==> flow/design.v <==
module clk_divider(
    input clk,
    input reset,
    output clk_d
);
    parameter 
		limit = 32'hbaa;  
	 reg [31:0] counter;
	 reg clk_buf;
	 assign clk_d = clk_buf;
    always @ (posedge clk) begin
      if (reset) begin
        counter = 32'h0;
        clk_buf <= 1'b0;
      end
      else begin
        counter = counter + 1;
        if(counter == (limit / 2) ) begin
            clk_buf <= !clk_buf;
            counter = 32'h0;
        end
      end
    end
endmodule
module sinewave_rom_do (
    input [4:0] address,
    output reg [3:0] data
);
    always @ (address) begin
        case (address)
            5'h0: data = 4'h8;
            5'h1: data = 4'h9;
            5'h2: data = 4'hA;
            5'h3: data = 4'hC;
            5'h4: data = 4'hD;
            5'h5: data = 4'hE;
            5'h6: data = 4'hE;
            5'h7: data = 4'hF;
            5'h8: data = 4'hF;
            5'h9: data = 4'hF;
            5'ha: data = 4'hE;
            5'hb: data = 4'hE;
            5'hc: data = 4'hD;
            5'hd: data = 4'hC;
            5'he: data = 4'hA;
            5'hf: data = 4'h9;
            5'h10: data = 4'h7;
            5'h11: data = 4'h6;
            5'h12: data = 4'h5;
            5'h13: data = 4'h3;
            5'h14: data = 4'h2;
            5'h15: data = 4'h1;
            5'h16: data = 4'h1;
            5'h17: data = 4'h0;
            5'h18: data = 4'h0;
            5'h19: data = 4'h0;
            5'h1a: data = 4'h1;
            5'h1b: data = 4'h1;
            5'h1c: data = 4'h2;
            5'h1d: data = 4'h3;
            5'h1e: data = 4'h5;
            5'h1f: data = 4'h6;
            default: data = 4'hX;
        endcase
    end
endmodule
`timescale 1ns / 1ps
module Paddle(
    input btn_left,
    input btn_right,
    input reset,
    input clk,
    input tick,
    output [9:0] pos
    );
	reg [9:0] position;
	assign pos = position;
	always @ (posedge clk) begin
		if(reset)begin
			position <= 10'd270;  
		end
		else if(tick) begin
		if(btn_left && position > 10)begin
			position <= position - 10;
		end
		else if (btn_right && position < 640 - 100 - 10)begin
			position <= position + 10;
		end
		end
	end
endmodule
`timescale 1ns / 1ps
module ball(
	input [9:0] paddle_x,
   	input reset,
   	input start,
   	input clk,
	input tick,
  	output [9:0] x_out,
   	output [9:0] y_out,
	output erase_enable,
	output [5:0] e_pos,
	output reg [2:0] play_sound1,
	output reg [1:0] active_data
   	);
	parameter
		SCREEN_W = 640,
		SCREEN_H = 480,
		BALL_SIZE = 7,
		BLOCK_SPACING_X = 10'd40,
		BLOCK_SPACING_Y = 10'd20,
		FIRST_ROW_Y = 10'd40,
		SECOND_ROW_Y = 10'd90,		
		THIRD_ROW_Y = 10'd140,
		FOURTH_ROW_Y = 10'd190,
		FIFTH_ROW_Y = 10'd240,
		BLOCK_WIDTH = 10'd80,
		BLOCK_HEIGHT = 10'd30;
	reg [9:0] ball_x;	
	reg [9:0] ball_y;
	reg signed [9:0] ball_dx;
	reg signed [9:0] ball_dy;
	reg [9:0] ball_x_q;
	reg [9:0] ball_y_q;
	reg erase_e_q;
	reg [5:0] erase_pos_q;
	reg [2:0] snd;
	reg [1:0] adata;
	assign x_out = ball_x_q;
	assign y_out = ball_y_q;
	reg erase_e;
	reg [5:0] erase_pos;
	reg [5:0] address;
	reg win;
	reg [1:0] active [24:0];
	reg [9:0] temp1;
	reg [9:0] temp2;
	reg [5:0] i;
	reg start_movement;
	assign e_pos = erase_pos_q;
	assign erase_enable = erase_e_q;
	always @ (posedge clk) begin
		ball_x = ball_x_q;
		ball_y = ball_y_q;
		erase_e = erase_e_q;
		erase_pos = erase_pos_q;
		snd = play_sound1;
		adata = active_data;
		if(reset)begin
			ball_x = 10'd270;
			ball_y = 10'd440 - BALL_SIZE;
			ball_dx = -10'd1;
			ball_dy = -10'd1;
			start_movement = 0;
			erase_e = 0;
			address = 6'd0;
			snd = 3'b000;
			for (i = 0; i < 20; i = i + 1) begin
				active[i] = 0;			
			end
		end
		else if(tick) begin
		erase_e = 0;
		if(start)
			start_movement = 1;
		if(!start_movement)begin
			ball_x = paddle_x + BALL_SIZE + 10'd40;
		end
		if(start_movement)begin
			if((ball_x) <= 0 || ball_x >= SCREEN_W - BALL_SIZE)  
			begin
				ball_dx = ball_dx * -1;
			end
			if(ball_y <= 1)  
			begin
				snd = 3'b001;
				ball_dy = ball_dy * -1;
			end
			if(ball_y > SCREEN_H - BALL_SIZE)  
			begin
				snd = 3'b100;
				ball_dy = 0;
			end	
			address = address + 10'd1;
			if(address >= 10'd10)
				address = 10'd0;
				if (address<5) begin
					temp1 = FIRST_ROW_Y;	
					temp2 = BLOCK_SPACING_X + (BLOCK_WIDTH + BLOCK_SPACING_X) *address;			
				end
				else if (address < 10) begin
					temp1 = SECOND_ROW_Y;
					temp2 = BLOCK_SPACING_X + (BLOCK_WIDTH + BLOCK_SPACING_X) *(address-5);
				end
				if(active[address] < 3) begin
					if(
						(ball_y >= temp1  && ball_y <= (temp1 + BLOCK_HEIGHT) )  && 
						(( (ball_x + BALL_SIZE) >= (temp2) && (ball_x - BALL_SIZE) <= temp2 ) 
							||	
							( (ball_x + BALL_SIZE) >= (temp2 + BLOCK_WIDTH) && (ball_x - BALL_SIZE) <= (temp2 + BLOCK_WIDTH) )
							)
					) begin
						erase_e = 1;
						erase_pos = address;
						ball_dx = ball_dx * -1;
						active[address] = active[address] + 1;
						snd = active[address];
						adata = active[address];
					end
					else if ( (ball_x >= temp2 && ball_x <= (temp2 + BLOCK_WIDTH)) && 
					(( (ball_y + BALL_SIZE) >= (temp1) && (ball_y - BALL_SIZE) <= temp1 ) || 
						( (ball_y + BALL_SIZE) >= (temp1 + BLOCK_HEIGHT) && (ball_y - BALL_SIZE) <= (temp1 + BLOCK_HEIGHT) )
					))
					begin
						erase_e = 1;
						erase_pos = address;
						ball_dy = ball_dy * -1;
						active[address] = active[address] + 1;
						snd = active[address];
						adata = active[address];
					end
				end
				if (address<5) begin
					temp1 = THIRD_ROW_Y;	
					temp2 = BLOCK_SPACING_X + (BLOCK_WIDTH + BLOCK_SPACING_X) *(address);			
				end
				else if (address < 10) begin
					temp1 = FOURTH_ROW_Y;
					temp2 = BLOCK_SPACING_X + (BLOCK_WIDTH + BLOCK_SPACING_X) *(address-5);
				end
				if(active[address + 10'd10] < 3) begin
					if(
						(ball_y >= temp1  && ball_y <= (temp1 + BLOCK_HEIGHT) )  && 
						(( (ball_x + BALL_SIZE) >= (temp2) && (ball_x - BALL_SIZE) <= temp2 ) 
							||	
							( (ball_x + BALL_SIZE) >= (temp2 + BLOCK_WIDTH) && (ball_x - BALL_SIZE) <= (temp2 + BLOCK_WIDTH) )
							)
					) begin
						erase_e = 1;
						erase_pos = address + 10'd10;
						ball_dx = ball_dx * -1;
						active[address + 10'd10] = active[address + 10'd10] + 1;
						snd = active[address + 10'd10];
						adata = active[address + 10'd10];
					end
					else if ( (ball_x >= temp2 && ball_x <= (temp2 + BLOCK_WIDTH)) && 
					(( (ball_y + BALL_SIZE) >= (temp1) && (ball_y - BALL_SIZE) <= temp1 ) || 
						( (ball_y + BALL_SIZE) >= (temp1 + BLOCK_HEIGHT) && (ball_y - BALL_SIZE) <= (temp1 + BLOCK_HEIGHT) )
					))
					begin
						erase_e = 1;
						erase_pos = address + 10'd10;
						ball_dy = ball_dy * -1;
						active[address + 10'd10] = active[address + 10'd10] + 1;
						snd = active[address + 10'd10];
						adata = active[address + 10'd10];
					end
				end
			win = 1;
			for (i = 0; i < 20; i = i + 1) begin
					if (active[i] < 3)
						win = 0;
			end
			if( ball_dy > 0 && (ball_x > paddle_x && ball_x < (paddle_x + 100)) && ( ( (ball_y + BALL_SIZE) >= 10'd439 && (ball_y - BALL_SIZE) < 10'd440) ) )  
			begin
				ball_dy = ball_dy * -1;
				snd = 3'b100;
				if ((ball_x < paddle_x + 25 || ball_x > paddle_x + 75) && (ball_dx == 1 || ball_dx == -1)) begin
					ball_dx = ball_dx * 2;
				end
				else if (ball_dx == 2) begin
					ball_dx = 1;
				end
				else if (ball_dx == -2) begin
					ball_dx = -1;
				end
			end
			if (win) begin
				ball_dx = 10'd0;
				ball_dy = 10'd0;
			end
			ball_x = ball_x + ball_dx;
			ball_y = ball_y + ball_dy;
		end
		end
		ball_x_q <= ball_x;
		ball_y_q <= ball_y;
		erase_e_q <= erase_e;
		erase_pos_q <= erase_pos;
		play_sound1 <= snd;
		active_data <= adata;
	end
endmodule
`timescale 1ns / 1ps
module VGA(
   input clk,
   output reg [5:0] RGB,
   output reg hsync,
   output reg vsync,
	output [9:0] hor_count,
	output [9:0] ver_count,
	input [2:0] rgb_in,
	input [9:0] paddle_pos,
	input [9:0] ball_x,
	input [9:0] ball_y,
	input reset,
	input active_write_enable,
	input [5:0] active_position,
	input [1:0] active_data
);
	parameter
		BALL_SIZE = 7,
		BLOCK_SPACING_X = 10'd40,
		BLOCK_WIDTH = 10'd80,
		BLOCK_HEIGHT = 10'd30,
		FIRST_ROW_Y = 10'd40,
		SECOND_ROW_Y = 10'd90,		
		THIRD_ROW_Y = 10'd140,
		FOURTH_ROW_Y = 10'd190,
		FIFTH_ROW_Y = 10'd240;
	reg [9:0] hcount;
	reg [9:0] vcount;
	assign hor_count = hcount;
	assign ver_count = vcount;
	reg [9:0] data_x [19:0];
	reg [9:0] data_y [19:0];
	reg [2:0] active [19:0];
	reg [4:0] i;
	reg [4:0] j;
	reg [5:0] block_colors [24:0];
	always @ (posedge clk) begin
		if(active_write_enable)
			active[active_position] <= active_data;
		if (reset) begin
			for (i = 0; i < 20; i = i + 1) begin
				if(i < 5) begin
					data_x[i] <= BLOCK_SPACING_X + (BLOCK_SPACING_X + BLOCK_WIDTH) * i;
					data_y[i] <= FIRST_ROW_Y;
					block_colors[i] <= 6'b001001;
					active[i] <= 0;
				end
				else if (i < 10) begin
					data_x[i] <= BLOCK_SPACING_X + ((BLOCK_SPACING_X + BLOCK_WIDTH) * (i-5));
					data_y[i] <= SECOND_ROW_Y;					
					block_colors[i] <= 6'b110101;
					active[i] <= 0;
				end
				else if (i < 15) begin
					data_x[i] <= BLOCK_SPACING_X + ((BLOCK_SPACING_X + BLOCK_WIDTH) * (i-10));
					data_y[i] <= THIRD_ROW_Y;					
					block_colors[i] <= 6'b011111;
					active[i] <= 0;
				end
				else if (i < 20) begin
					data_x[i] <= BLOCK_SPACING_X + ((BLOCK_SPACING_X + BLOCK_WIDTH) * (i-15));
					data_y[i] <= FOURTH_ROW_Y;					
					block_colors[i] <= 6'b100101;
					active[i] <= 0;
				end
				else if (i < 25) begin
					data_x[i] <= BLOCK_SPACING_X + ((BLOCK_SPACING_X + BLOCK_WIDTH) * (i-20));
					data_y[i] <= FIFTH_ROW_Y;					
					block_colors[i] <= 6'b000010;
					active[i] <= 0;
				end
			end
		end
	end
    always @ ( posedge clk)
    begin 
      if (reset) begin
        hcount = 0;
        vcount = 0;
        hsync = 1;
        vsync = 1;
        RGB = 6'b000;
      end
      else begin
      if (hcount == 799) begin
            hcount = 0;
            if (vcount == 524) begin
                vcount = 0;
				end
            else begin
                vcount = vcount + 1;
            end
			end
        else begin
            hcount = hcount + 1;
        end
        if (vcount >= 490 && vcount < 492) begin
            vsync = 0;
        end
        else begin
            vsync = 1;
        end
        if (hcount >= 656 && hcount < 752) begin
            hsync = 0;
        end
        else begin
            hsync = 1;
        end
        if (hcount < 640 && vcount < 480) begin
            RGB = 6'b000; 
        		if(vcount >= ball_y && vcount <= (ball_y + BALL_SIZE) 
        			&& hcount >= ball_x && hcount <= (ball_x + BALL_SIZE) )
        			RGB = 6'b111000; 
				if(vcount > 440 && vcount < 450 && 
					hcount > paddle_pos && hcount < paddle_pos + 100)begin 
					RGB = 6'b100001; 
				end
				else begin
				for (j = 0; j < 20; j = j + 1) begin
						if(active[j] != 2'b11 && (vcount >= data_y[j] && vcount <= (data_y[j] + BLOCK_HEIGHT)) 
							&& hcount >= data_x[j] && hcount <= (data_x[j] + BLOCK_WIDTH))
						begin
							RGB = block_colors[j] + active[j] + 6'b000001;
						end
				end
				end
        end
        else begin
            RGB = 6'b000;
        end
      end
    end
endmodule
`timescale 1ns / 1ps
module breakout(
		input clk,
		input reset_button,
		input start_button,
		input left_button,
		input right_button,
		input ball_tick,
		input paddle_tick,
		output [5:0] RGB,
		output hsync,
		output vsync,
		output [3:0] tono
    );
	wire [5:0] rgb;
	wire hs;
	wire vs;
	wire [9:0] hcount; 
	wire [9:0] vcount;
	wire [9:0] paddle_pos;
	wire [9:0] ball_x;
	wire [9:0] ball_y;
	wire erase_enable;
	wire [5:0] erase_pos;	
	Paddle pd(left_button, right_button, reset_button, clk, paddle_tick, paddle_pos);
	wire [2:0] data;
	wire [2:0] play_sound1;
	wire [1:0] active_data;
	ball bola(paddle_pos, reset_button, start_button, clk, ball_tick, ball_x, ball_y, erase_enable, erase_pos, play_sound1, active_data);
	assign data = 3'b000;
	VGA vga(clk, rgb, hs, vs, hcount, vcount, data, paddle_pos, ball_x, ball_y, reset_button, erase_enable, erase_pos, active_data);
	assign RGB = rgb;
	assign hsync = hs;
	assign vsync = vs;
	wire clk_out_do;
	wire clk_out_re;
	wire clk_out_mi;
	wire clk_out_sol;
	clk_divider #(.limit(32'hBAA)) clk_do (
			.clk(clk),
			.reset(reset_button),
			.clk_d(clk_out_do)
	);
	clk_divider #(.limit(32'hA64)) clk_re (
			.clk(clk),
			.reset(reset_button),
			.clk_d(clk_out_re)
	);
	clk_divider #(.limit(32'h941)) clk_mi (
			.clk(clk),
			.reset(reset_button),
			.clk_d(clk_out_mi)
	);
	clk_divider #(.limit(32'h7C9)) clk_sol ( 
			.clk(clk),
			.reset(reset_button),
			.clk_d(clk_out_sol)
	);
	reg [4:0] address_audio;
	reg temp;
	reg temp_prev;
	sinewave_rom_do rom_tono(address_audio, tono);
	always @(posedge clk) 
	begin
		if (reset_button)
			address_audio <= 5'd0;
		else if (temp && !temp_prev)
			address_audio <= address_audio + 1;
	end	
	always @ (posedge clk) begin
		if (reset_button) begin
			temp <= 0;
			temp_prev <= 0;
		end
		else begin
			temp_prev <= temp;
			case(play_sound1)
				3'b001: temp <= clk_out_do;
				3'b010: temp <= clk_out_re;
				3'b011: temp <= clk_out_mi;
				3'b100: temp <= clk_out_sol;
				default: temp <= 0;
			endcase
		end
	end
endmodule
# [Reports on breakout]
# Module breakout before and after one edit of its RTL, step after step.
# "orig" refers to lines of the RTL above, "edited" to lines of the edited file.
# "delta" is "edited" less "orig", of the values as shown.
# Library cell names are shortened.
# Not given: n/a
[setup] top_module="breakout" clock="clk" lib="sky130hd" lib_corner="tt_025C_1v80"

# [Edit of the RTL]
# Unified diff, file above to edited file.
# This change comes from a script, not from a designer. The edited design behaves differently; no optimisation was intended.
# begin of diff
@@ -272,5 +272,5 @@
 					ball_dx = 1;
 				end
-				else if (ball_dx == -2) begin
+				else if (ball_dx < -2) begin
 					ball_dx = -1;
 				end
# end of diff

# [Word level]
# Yosys after proc, flatten, opt, wreduce and memory -nomap, before mapping. Print and check cells are not counted.
# Memory sizes are those after Yosys's memory passes, which may raise the word count (mostly to a power of two), join words into wider ones and drop unused or constant bits.
[bits] element="rom_bits" orig=128 edited=128 delta=0
[bits] element="mem_count" orig=2 edited=2 delta=0
[bits] element="ff_bits" orig=306 edited=306 delta=0
[bits] element="wordCells" orig=954 edited=954 delta=0
[bits] element="in_bits" orig=7 edited=7 delta=0
[bits] element="output_inout_bits" orig=12 edited=12 delta=0
[bits] element="ramBits" orig=96 edited=96 delta=0
[classes] element="n_eq" orig=82 edited=81 delta=-1
[classes] element="logic" orig=2 edited=2 delta=0
[classes] element="cmp" orig=94 edited=95 delta=1
[classes] element="reduce_and_logical" orig=121 edited=121 delta=0
[classes] element="multipliers" orig=2 edited=2 delta=0
[classes] element="add_sub_neg" orig=85 edited=85 delta=0
[classes] element="mux" orig=511 edited=511 delta=0
[ops] cell="10-bit by 2-bit == test with 1-bit output (second input constant)" orig=2 edited=1 delta=-1
[ops] cell="10-bit by 2-bit less-than comparator with 1-bit output (second input constant)" orig=0 edited=1 delta=1
[ops] cell="2-bit two-way mux" orig=344 edited=344 delta=0
[ops] cell="1-bit logical AND" orig=97 edited=97 delta=0
[ops] cell="10-bit two-way mux" orig=75 edited=75 delta=0
[ops] cell="1-bit two-way mux" orig=37 edited=37 delta=0
[ops] cell="6-bit two-way mux" orig=35 edited=35 delta=0
[ops] cell="2-bit less-than comparator (second input constant)" orig=22 edited=22 delta=0
[ops] cell="6-bit by 1-bit adder with 6-bit output (second input constant)" orig=21 edited=21 delta=0
[ops] cell="3-bit by 2-bit != test with 1-bit output (second input constant)" orig=20 edited=20 delta=0
[ops] cell="5-bit == test (second input constant)" orig=18 edited=18 delta=0
[ops] cell="5-bit by 4-bit == test with 1-bit output (second input constant)" orig=16 edited=16 delta=0
[ops] cell="6-bit by 3-bit adder with 6-bit output (first input constant)" orig=10 edited=10 delta=0
[ops] cell="3-bit two-way mux" orig=10 edited=10 delta=0
[ops] cell="5-bit by 3-bit == test with 1-bit output (second input constant)" orig=8 edited=8 delta=0
[ops] cell="1-bit logical OR" orig=7 edited=7 delta=0
[ops] cell="10-bit negator" orig=7 edited=7 delta=0
[ops] cell="10-bit greater-or-equal comparator" orig=6 edited=6 delta=0
[ops] cell="2-bit case mux with 25-bit select" orig=6 edited=6 delta=0
[ops] cell="4-bit by 3-bit adder with 5-bit output (first input constant)" orig=5 edited=5 delta=0
[ops] cell="5-bit by 3-bit adder with 6-bit output (first input constant)" orig=5 edited=5 delta=0
[ops] cell="1-bit logical NOT" orig=5 edited=5 delta=0
[ops] cell="2-bit OR reduction" orig=5 edited=5 delta=0
[ops] cell="10-bit by 7-bit adder with 11-bit output (second input constant)" orig=4 edited=4 delta=0
[ops] cell="2-bit by 1-bit adder with 2-bit output (second input constant)" orig=4 edited=4 delta=0
[ops] cell="32-bit by 1-bit adder with 32-bit output (second input constant)" orig=4 edited=4 delta=0
[ops] cell="5-bit by 2-bit == test with 1-bit output (second input constant)" orig=4 edited=4 delta=0
[ops] cell="32-bit by 10-bit greater-or-equal comparator with 1-bit output" orig=4 edited=4 delta=0
# The list need not be complete.

# [Longest topological paths]
# Yosys ltp: most cells in a row. Word level: on the elaborated netlist, between registers, memories and ports. Mapped: between sequential cells and ports; inverters and the memories' decode and read muxes count.
[logic_depth] element="depth_word" orig=76 edited=76 delta=0
[logic_depth] element="ABC_AREA" orig="0" edited="0"
[logic_depth] element="mapped_depth" orig=74 edited=74 delta=0
[logic_depth] element="depth_no_buf" orig=68 edited=70 delta=2

# [Mapped cells and area]
# The flow's flattened synthesis, as Yosys stat reports it; memories are mapped. The netlist is that of the ABC_AREA named above (0 if unset); the other value can give another one.
[synth_totals] element="ff_cells" orig=346 edited=346 delta=0
[synth_totals] element="mapped_cells" orig=4290 edited=4318 delta=28
[synth_totals] element="n_buf" orig=185 edited=199 delta=14
[synth_totals] element="synth_area_mm2" orig=0.0327589 edited=0.0329128 delta=0.0001539
[synth_totals] element="seqArea_mm2" orig=0.0071969 edited=0.0071969 delta=0.0000000
[by_type] cell="o21a_1" orig=59 edited=41 delta=-18
[by_type] cell="mux2i_1" orig=36 edited=53 delta=17
[by_type] cell="nand3_1" orig=188 edited=204 delta=16
[by_type] cell="a211oi_1" orig=54 edited=39 delta=-15
[by_type] cell="nor3_1" orig=125 edited=111 delta=-14
[by_type] cell="o21ai_0" orig=187 edited=200 delta=13
[by_type] cell="a31oi_1" orig=64 edited=51 delta=-13
[by_type] cell="a21oi_1" orig=308 edited=296 delta=-12
[by_type] cell="clkbuf_1" orig=148 edited=160 delta=12
[by_type] cell="buf_2" orig=9 edited=21 delta=12
[by_type] cell="nand4_1" orig=68 edited=79 delta=11
[by_type] cell="nand2b_1" orig=43 edited=53 delta=10
[by_type] cell="o31ai_1" orig=25 edited=35 delta=10
[by_type] cell="nor4b_1" orig=12 edited=2 delta=-10
[by_type] cell="o211ai_1" orig=54 edited=46 delta=-8
[by_type] cell="a21o_1" orig=45 edited=53 delta=8
[by_type] cell="o22ai_1" orig=26 edited=34 delta=8
[by_type] cell="buf_4" orig=10 edited=2 delta=-8
# The list need not be complete.
# The figures by module come from a second, unflattened synthesis with its own total; it is not the netlist above.
[unflattened] element="hier_cells" orig=4635 edited=4577 delta=-58
[unflattened] element="hier_area_mm2" orig=0.0356329 edited=0.0356767 delta=0.0000438
# Each row is one instance without its submodules.
[by_module_orig] mod="ball" mod_area_mm2=0.019804 cells=2653 mod_seq_area_mm2=0.0028227 instances=1
[by_module_orig] mod="VGA" mod_area_mm2=0.0063899 cells=855 mod_seq_area_mm2=0.0013613 instances=1
[by_module_orig] mod="clk_divider (limit=1993)" mod_area_mm2=0.0021396 cells=241 mod_seq_area_mm2=0.0006606 instances=1
[by_module_orig] mod="clk_divider (limit=2660)" mod_area_mm2=0.0021358 cells=262 mod_seq_area_mm2=0.0006606 instances=1
[by_module_orig] mod="clk_divider (limit=2986)" mod_area_mm2=0.0019944 cells=245 mod_seq_area_mm2=0.0006606 instances=1
[by_module_orig] mod="clk_divider (limit=2369)" mod_area_mm2=0.0019093 cells=238 mod_seq_area_mm2=0.0006606 instances=1
[by_module_orig] mod="Paddle" mod_area_mm2=0.0007445 cells=85 mod_seq_area_mm2=0.0001802 instances=1
[by_module_orig] mod="breakout" mod_area_mm2=0.0003291 cells=34 mod_seq_area_mm2=0.0001401 instances=1
[by_module_orig] mod="sinewave_rom_do" mod_area_mm2=0.0001864 cells=22 mod_seq_area_mm2=0 instances=1
[by_module_edited] mod="ball" mod_area_mm2=0.0198478 cells=2595 mod_seq_area_mm2=0.0028227 instances=1
[by_module_edited] mod="VGA" mod_area_mm2=0.0063899 cells=855 mod_seq_area_mm2=0.0013613 instances=1
[by_module_edited] mod="clk_divider (limit=1993)" mod_area_mm2=0.0021396 cells=241 mod_seq_area_mm2=0.0006606 instances=1
[by_module_edited] mod="clk_divider (limit=2660)" mod_area_mm2=0.0021358 cells=262 mod_seq_area_mm2=0.0006606 instances=1
[by_module_edited] mod="clk_divider (limit=2986)" mod_area_mm2=0.0019944 cells=245 mod_seq_area_mm2=0.0006606 instances=1
[by_module_edited] mod="clk_divider (limit=2369)" mod_area_mm2=0.0019093 cells=238 mod_seq_area_mm2=0.0006606 instances=1
[by_module_edited] mod="Paddle" mod_area_mm2=0.0007445 cells=85 mod_seq_area_mm2=0.0001802 instances=1
[by_module_edited] mod="breakout" mod_area_mm2=0.0003291 cells=34 mod_seq_area_mm2=0.0001401 instances=1
[by_module_edited] mod="sinewave_rom_do" mod_area_mm2=0.0001864 cells=22 mod_seq_area_mm2=0 instances=1

# [Path before layout]
# Path of least setup slack by OpenSTA after synthesis, without wires, with an ideal clock, recovery checks aside; 20% of the period is set as input and as output delay. Where synthesis merged equal registers, the netlist keeps one of their names.
[synth_path] element="path_kind" orig="input-to-reg" edited="input-to-reg"
[synth_path] element="startpoint" orig="input port start_button" edited="input port start_button"
[synth_path] element="endpoint" orig="register bola.ball_x_q[9]" edited="register bola.ball_x_q[9]"
[synth_path] element="delay_ns" orig=10.249 edited=10.740 delta=0.491
[synth_path] element="arrival_time_ns" orig=18.171 edited=18.681 delta=0.510
[synth_path] element="t_first_pin_ns" orig=8.000 edited=8.000 delta=0.000
[synth_path] element="tclk_ns" orig=40.0 edited=40.0 delta=0.0
[synth_path] element="t_required_ns" orig=39.922 edited=39.941 delta=0.019
[synth_path] element="path_buffers" orig=7 edited=7 delta=0
[synth_path] element="stages" orig=55 edited=54 delta=-1
[synth_path] element="input_delay_ns" orig=8.000 edited=8.000 delta=0.000
[synth_path] element="setup_time_ns" orig=0.078 edited=0.059 delta=-0.019
[synth_path] element="setup_slack_ns" orig=21.752 edited=21.261 delta=-0.491
[synth_path] element="period_less_setup_slack_ns" orig=18.248 edited=18.739 delta=0.491
# "delay_ns" is the arrival time less input delay plus setup time.
# "stages" counts driving pins, that of a launching flip-flop among them; a cell with two outputs on the path counts twice.
# "period_less_setup_slack_ns" is the clock period less the worst setup slack; recovery checks do not enter. This is arithmetic on one report: input and output delays are still those of the set period (20% each).
# The rows between start and end are the longest chain of elaborated cells between them; the timing report does not say that the signal goes this way. Where chains are equally long, one stands for them.
# A line is the first line of the expression or statement that the cell stems from. Yosys adds cells for indexed reads and writes and turns some case tables into memories.
[synth_between_orig] path_cell_list="or2_2 clkbuf_1 clkbuf_1 a21oi_1 inv_1 ha_1 inv_1 o21ai_0 a21oi_1 xor2_1 ha_1 a211oi_1 a21oi_1 o21a_1 nor3_1 a31oi_1 nor3_1 nor2_1 (+19 left out) nand4_1 or4b_4 a211oi_4 nor2_1 nor2_1 ha_1 a21o_1 a21o_1 a21o_1 a21oi_1 nor2b_1 o21a_1 o21ai_0 nand2b_1 a21oi_1 nor3_1 mux2_2 nor3_1" elab_chain_cells=76 cells_between=566 cone_classes="add/sub: 23; mul: 2; compare: 55; eq/ne: 52; mux: 405; reduce/logical: 29"
[synth_lines_orig] element="start, declared" line=432 source="input start_button,"
[synth_lines_orig] element="1-bit two-way mux" line=164 source="if(start)"
[synth_lines_orig] element="1-bit two-way mux" line=162 source="else if(tick) begin"
[synth_lines_orig] element="1-bit two-way mux" line=149 source="if(reset)begin"
[synth_lines_orig] element="6-bit two-way mux" line=169 source="if(start_movement)begin"
[synth_lines_orig] element="6-bit two-way mux" line=162
[synth_lines_orig] element="6-bit two-way mux" line=149
[synth_lines_orig] element="6-bit by 3-bit subtractor with 7-bit output" line=193 source="temp2 = BLOCK_SPACING_X + (BLOCK_WIDTH + BLOCK_SPACING_X) *(address-5);"
[synth_lines_orig] element="(+62 left out)"
[synth_lines_orig] element="1-bit two-way mux" line=149
[synth_lines_orig] element="10-bit two-way mux" line=278 source="if (win) begin"
[synth_lines_orig] element="10-bit two-way mux" line=169
[synth_lines_orig] element="10-bit two-way mux" line=162
[synth_lines_orig] element="10-bit two-way mux" line=149
[synth_lines_orig] element="10-bit adder" line=282 source="ball_x = ball_x + ball_dx;"
[synth_lines_orig] element="10-bit two-way mux" line=169
[synth_lines_orig] element="end, assigned" line=286 source="ball_x_q <= ball_x;"
[synth_lines_orig] element="end, declared" line=123 source="reg [9:0] ball_x_q;"
[synth_between_edited] path_cell_list="clkbuf_1 or2_1 buf_2 buf_2 nor2_1 a21oi_1 inv_1 ha_1 a21oi_1 nor2b_1 nor2b_1 xor2_1 ha_1 o21ai_0 o211ai_1 o21a_1 nor3_1 o21bai_1 (+18 left out) clkbuf_1 o21ai_0 nor2_1 ha_1 a21o_1 a21oi_1 nor2b_1 o21a_1 o21a_1 nor2_1 nor2_1 o21ai_0 nand2b_1 a21oi_1 nand2_1 or3_1 o2111ai_1 a31o_1" elab_chain_cells=76 cells_between=566 cone_classes="add/sub: 23; mul: 2; compare: 56; eq/ne: 51; mux: 405; reduce/logical: 29"
[synth_lines_edited] element="start, declared" line=432 source="input start_button,"
[synth_lines_edited] element="1-bit two-way mux" line=164 source="if(start)"
[synth_lines_edited] element="1-bit two-way mux" line=162 source="else if(tick) begin"
[synth_lines_edited] element="1-bit two-way mux" line=149 source="if(reset)begin"
[synth_lines_edited] element="6-bit two-way mux" line=169 source="if(start_movement)begin"
[synth_lines_edited] element="6-bit two-way mux" line=162
[synth_lines_edited] element="6-bit two-way mux" line=149
[synth_lines_edited] element="6-bit by 3-bit subtractor with 7-bit output" line=193 source="temp2 = BLOCK_SPACING_X + (BLOCK_WIDTH + BLOCK_SPACING_X) *(address-5);"
[synth_lines_edited] element="(+62 left out)"
[synth_lines_edited] element="1-bit two-way mux" line=149
[synth_lines_edited] element="10-bit two-way mux" line=278 source="if (win) begin"
[synth_lines_edited] element="10-bit two-way mux" line=169
[synth_lines_edited] element="10-bit two-way mux" line=162
[synth_lines_edited] element="10-bit two-way mux" line=149
[synth_lines_edited] element="10-bit adder" line=282 source="ball_x = ball_x + ball_dx;"
[synth_lines_edited] element="10-bit two-way mux" line=169
[synth_lines_edited] element="end, assigned" line=286 source="ball_x_q <= ball_x;"
[synth_lines_edited] element="end, declared" line=123 source="reg [9:0] ball_x_q;"

# [Path in the finished layout]
# From the final timing report of each run of set A: the path of least setup slack in the routed layout; clock arrival at registers is part of the times.
[layout_path] element="path_kind" orig="input-to-reg" edited="input-to-reg"
[layout_path] element="startpoint" orig="input port start_button" edited="input port start_button"
[layout_path] element="endpoint" orig="register bola.ball_x_q[9]" edited="register bola.ball_x_q[9]"
[layout_path] element="t_required_ns" orig=40.51 edited=40.52 delta=0.01
[layout_path] element="arrival_time_ns" orig=22.11 edited=22.51 delta=0.40
[layout_path] element="tclk_ns" orig=40.0 edited=40.0 delta=0.0
[layout_path] element="input_delay_ns" orig=8.00 edited=8.00 delta=0.00
[layout_path] element="setup_time_ns" orig=0.07 edited=0.05 delta=-0.02
[layout_path] element="path_buffers" orig=1 edited=2 delta=1
[layout_path] element="stages" orig=53 edited=50 delta=-3
[layout_path] element="setup_slack_ns" orig=18.40 edited=18.01 delta=-0.39
[layout_path] element="t_first_pin_ns" orig=8.00 edited=8.00 delta=0.00
# The rows between start and end are the longest chain of elaborated cells between them; the timing report does not say that the signal goes this way. Where chains are equally long, one stands for them.
[layout_between_orig] path_cell_list="clkdlybuf4s50_1 or2_2 nor2_1 a21oi_1 inv_1 ha_1 inv_1 o21ai_0 a21oi_1 xor2_1 ha_1 a211oi_1 a21oi_1 o21a_1 nor3_1 a31oi_1 nor4b_1 a21oi_1 (+17 left out) a311oi_1 a41o_1 nor4_1 or2_2 nor2_1 ha_1 a21o_1 a21o_1 a21o_1 a21oi_1 nor2b_1 o21a_1 o21ai_0 nand2b_1 a21oi_1 nor3_1 mux2_2 nor3_1" elab_chain_cells=76 cells_between=566 cone_classes="add/sub: 23; mul: 2; compare: 55; eq/ne: 52; mux: 405; reduce/logical: 29"
[layout_lines_orig] element="start, declared" line=432 source="input start_button,"
[layout_lines_orig] element="1-bit two-way mux" line=164 source="if(start)"
[layout_lines_orig] element="1-bit two-way mux" line=162 source="else if(tick) begin"
[layout_lines_orig] element="1-bit two-way mux" line=149 source="if(reset)begin"
[layout_lines_orig] element="6-bit two-way mux" line=169 source="if(start_movement)begin"
[layout_lines_orig] element="6-bit two-way mux" line=162
[layout_lines_orig] element="6-bit two-way mux" line=149
[layout_lines_orig] element="6-bit by 3-bit subtractor with 7-bit output" line=193 source="temp2 = BLOCK_SPACING_X + (BLOCK_WIDTH + BLOCK_SPACING_X) *(address-5);"
[layout_lines_orig] element="(+62 left out)"
[layout_lines_orig] element="1-bit two-way mux" line=149
[layout_lines_orig] element="10-bit two-way mux" line=278 source="if (win) begin"
[layout_lines_orig] element="10-bit two-way mux" line=169
[layout_lines_orig] element="10-bit two-way mux" line=162
[layout_lines_orig] element="10-bit two-way mux" line=149
[layout_lines_orig] element="10-bit adder" line=282 source="ball_x = ball_x + ball_dx;"
[layout_lines_orig] element="10-bit two-way mux" line=169
[layout_lines_orig] element="end, assigned" line=286 source="ball_x_q <= ball_x;"
[layout_lines_orig] element="end, declared" line=123 source="reg [9:0] ball_x_q;"
[layout_between_edited] path_cell_list="clkdlybuf4s50_1 or2_1 nor2_1 a21oi_1 inv_1 ha_1 a21oi_1 nor2b_1 nand3b_1 xnor2_1 ha_1 nand2_1 nor3_1 a21oi_1 o21a_1 o22ai_1 o21bai_1 a21oi_2 (+14 left out) or4_4 o21ai_0 nor2_1 ha_1 a21o_1 a21oi_1 nor2b_1 o21a_1 o21a_1 nor2_1 nor2_1 o21ai_0 nand2b_1 a21oi_1 nand2_1 or3_1 o2111ai_1 a31o_1" elab_chain_cells=76 cells_between=566 cone_classes="add/sub: 23; mul: 2; compare: 56; eq/ne: 51; mux: 405; reduce/logical: 29"
[layout_lines_edited] element="start, declared" line=432 source="input start_button,"
[layout_lines_edited] element="1-bit two-way mux" line=164 source="if(start)"
[layout_lines_edited] element="1-bit two-way mux" line=162 source="else if(tick) begin"
[layout_lines_edited] element="1-bit two-way mux" line=149 source="if(reset)begin"
[layout_lines_edited] element="6-bit two-way mux" line=169 source="if(start_movement)begin"
[layout_lines_edited] element="6-bit two-way mux" line=162
[layout_lines_edited] element="6-bit two-way mux" line=149
[layout_lines_edited] element="6-bit by 3-bit subtractor with 7-bit output" line=193 source="temp2 = BLOCK_SPACING_X + (BLOCK_WIDTH + BLOCK_SPACING_X) *(address-5);"
[layout_lines_edited] element="(+62 left out)"
[layout_lines_edited] element="1-bit two-way mux" line=149
[layout_lines_edited] element="10-bit two-way mux" line=278 source="if (win) begin"
[layout_lines_edited] element="10-bit two-way mux" line=169
[layout_lines_edited] element="10-bit two-way mux" line=162
[layout_lines_edited] element="10-bit two-way mux" line=149
[layout_lines_edited] element="10-bit adder" line=282 source="ball_x = ball_x + ball_dx;"
[layout_lines_edited] element="10-bit two-way mux" line=169
[layout_lines_edited] element="end, assigned" line=286 source="ball_x_q <= ball_x;"
[layout_lines_edited] element="end, declared" line=123 source="reg [9:0] ball_x_q;"

# [Flow runs]
# Runs of the flow (Yosys, OpenROAD) on both versions; the two runs of a pair have the same settings. The constraints put input and output delay at 20% of the set period each and load the outputs with 0.01 pF.
[settings_set_A] CORE_UTILIZATION=40 period_ns=40.0 CAP_MARGIN=20 CORE_MARGIN=2 SLEW_MARGIN=20
[results_set_A] element="final_cell_area_mm2" orig=0.035459 edited=0.035693 delta=0.000234
[results_set_A] element="finish.utilization_pct" orig=43.9 edited=43.7 delta=-0.2
[results_set_A] element="fin_power_mw" orig=2.147 edited=2.158 delta=0.011
[results_set_A] element="hold_worst_slack_ns" orig=0.453 edited=0.437 delta=-0.016
[results_set_A] element="setupTns_ns" orig=0.000 edited=0.000 delta=0.000
[results_set_A] element="yosys_chip_area_mm2" orig=0.0327589 edited=0.0329128 delta=0.0001539
[results_set_A] element="fin_ws_ns" orig=18.404 edited=18.007 delta=-0.397
[results_set_A] element="design_die_area_mm2" orig=0.0842015 edited=0.0845937 delta=0.0003922
[results_set_A] element="timing.achieved_period_ns" orig=21.596 edited=21.993 delta=0.397
[settings_set_B] CAP_MARGIN=25 CELL_PAD_IN_SITES_DETAIL_PLACEMENT=0 CORE_UTILIZATION=15 CTS_CLUSTER_DIAMETER=242 CTS_CLUSTER_SIZE=79 GPL_ROUTABILITY_DRIVEN=0 PLACE_DENSITY=0.44 SETUP_SLACK_MARGIN=4.25 SLEW_MARGIN=30 TNS_END_PERCENT=70 period_ns=24.6 CORE_MARGIN=2
[results_set_B] element="final_cell_area_mm2" orig=0.0366101 edited=0.0367215 delta=0.0001114
[results_set_B] element="finish.utilization_pct" orig=16.9 edited=16.9 delta=0.0
[results_set_B] element="fin_power_mw" orig=3.171 edited=3.138 delta=-0.033
[results_set_B] element="hold_worst_slack_ns" orig=0.467 edited=0.482 delta=0.015
[results_set_B] element="setupTns_ns" orig=0.000 edited=0.000 delta=0.000
[results_set_B] element="yosys_chip_area_mm2" orig=0.0327589 edited=0.0329128 delta=0.0001539
[results_set_B] element="fin_ws_ns" orig=6.269 edited=5.647 delta=-0.622
[results_set_B] element="design_die_area_mm2" orig=0.222147 edited=0.223181 delta=0.001034
[results_set_B] element="timing.achieved_period_ns" orig=18.331 edited=18.953 delta=0.622
# By "timing.achieved_period_ns" is meant the clock period of the run minus its worst setup slack. This is arithmetic on one report: input and output delays are still those of the set period (20% each).
# "fin_power_mw": no workload was simulated; the value follows from the tool's default switching activity.
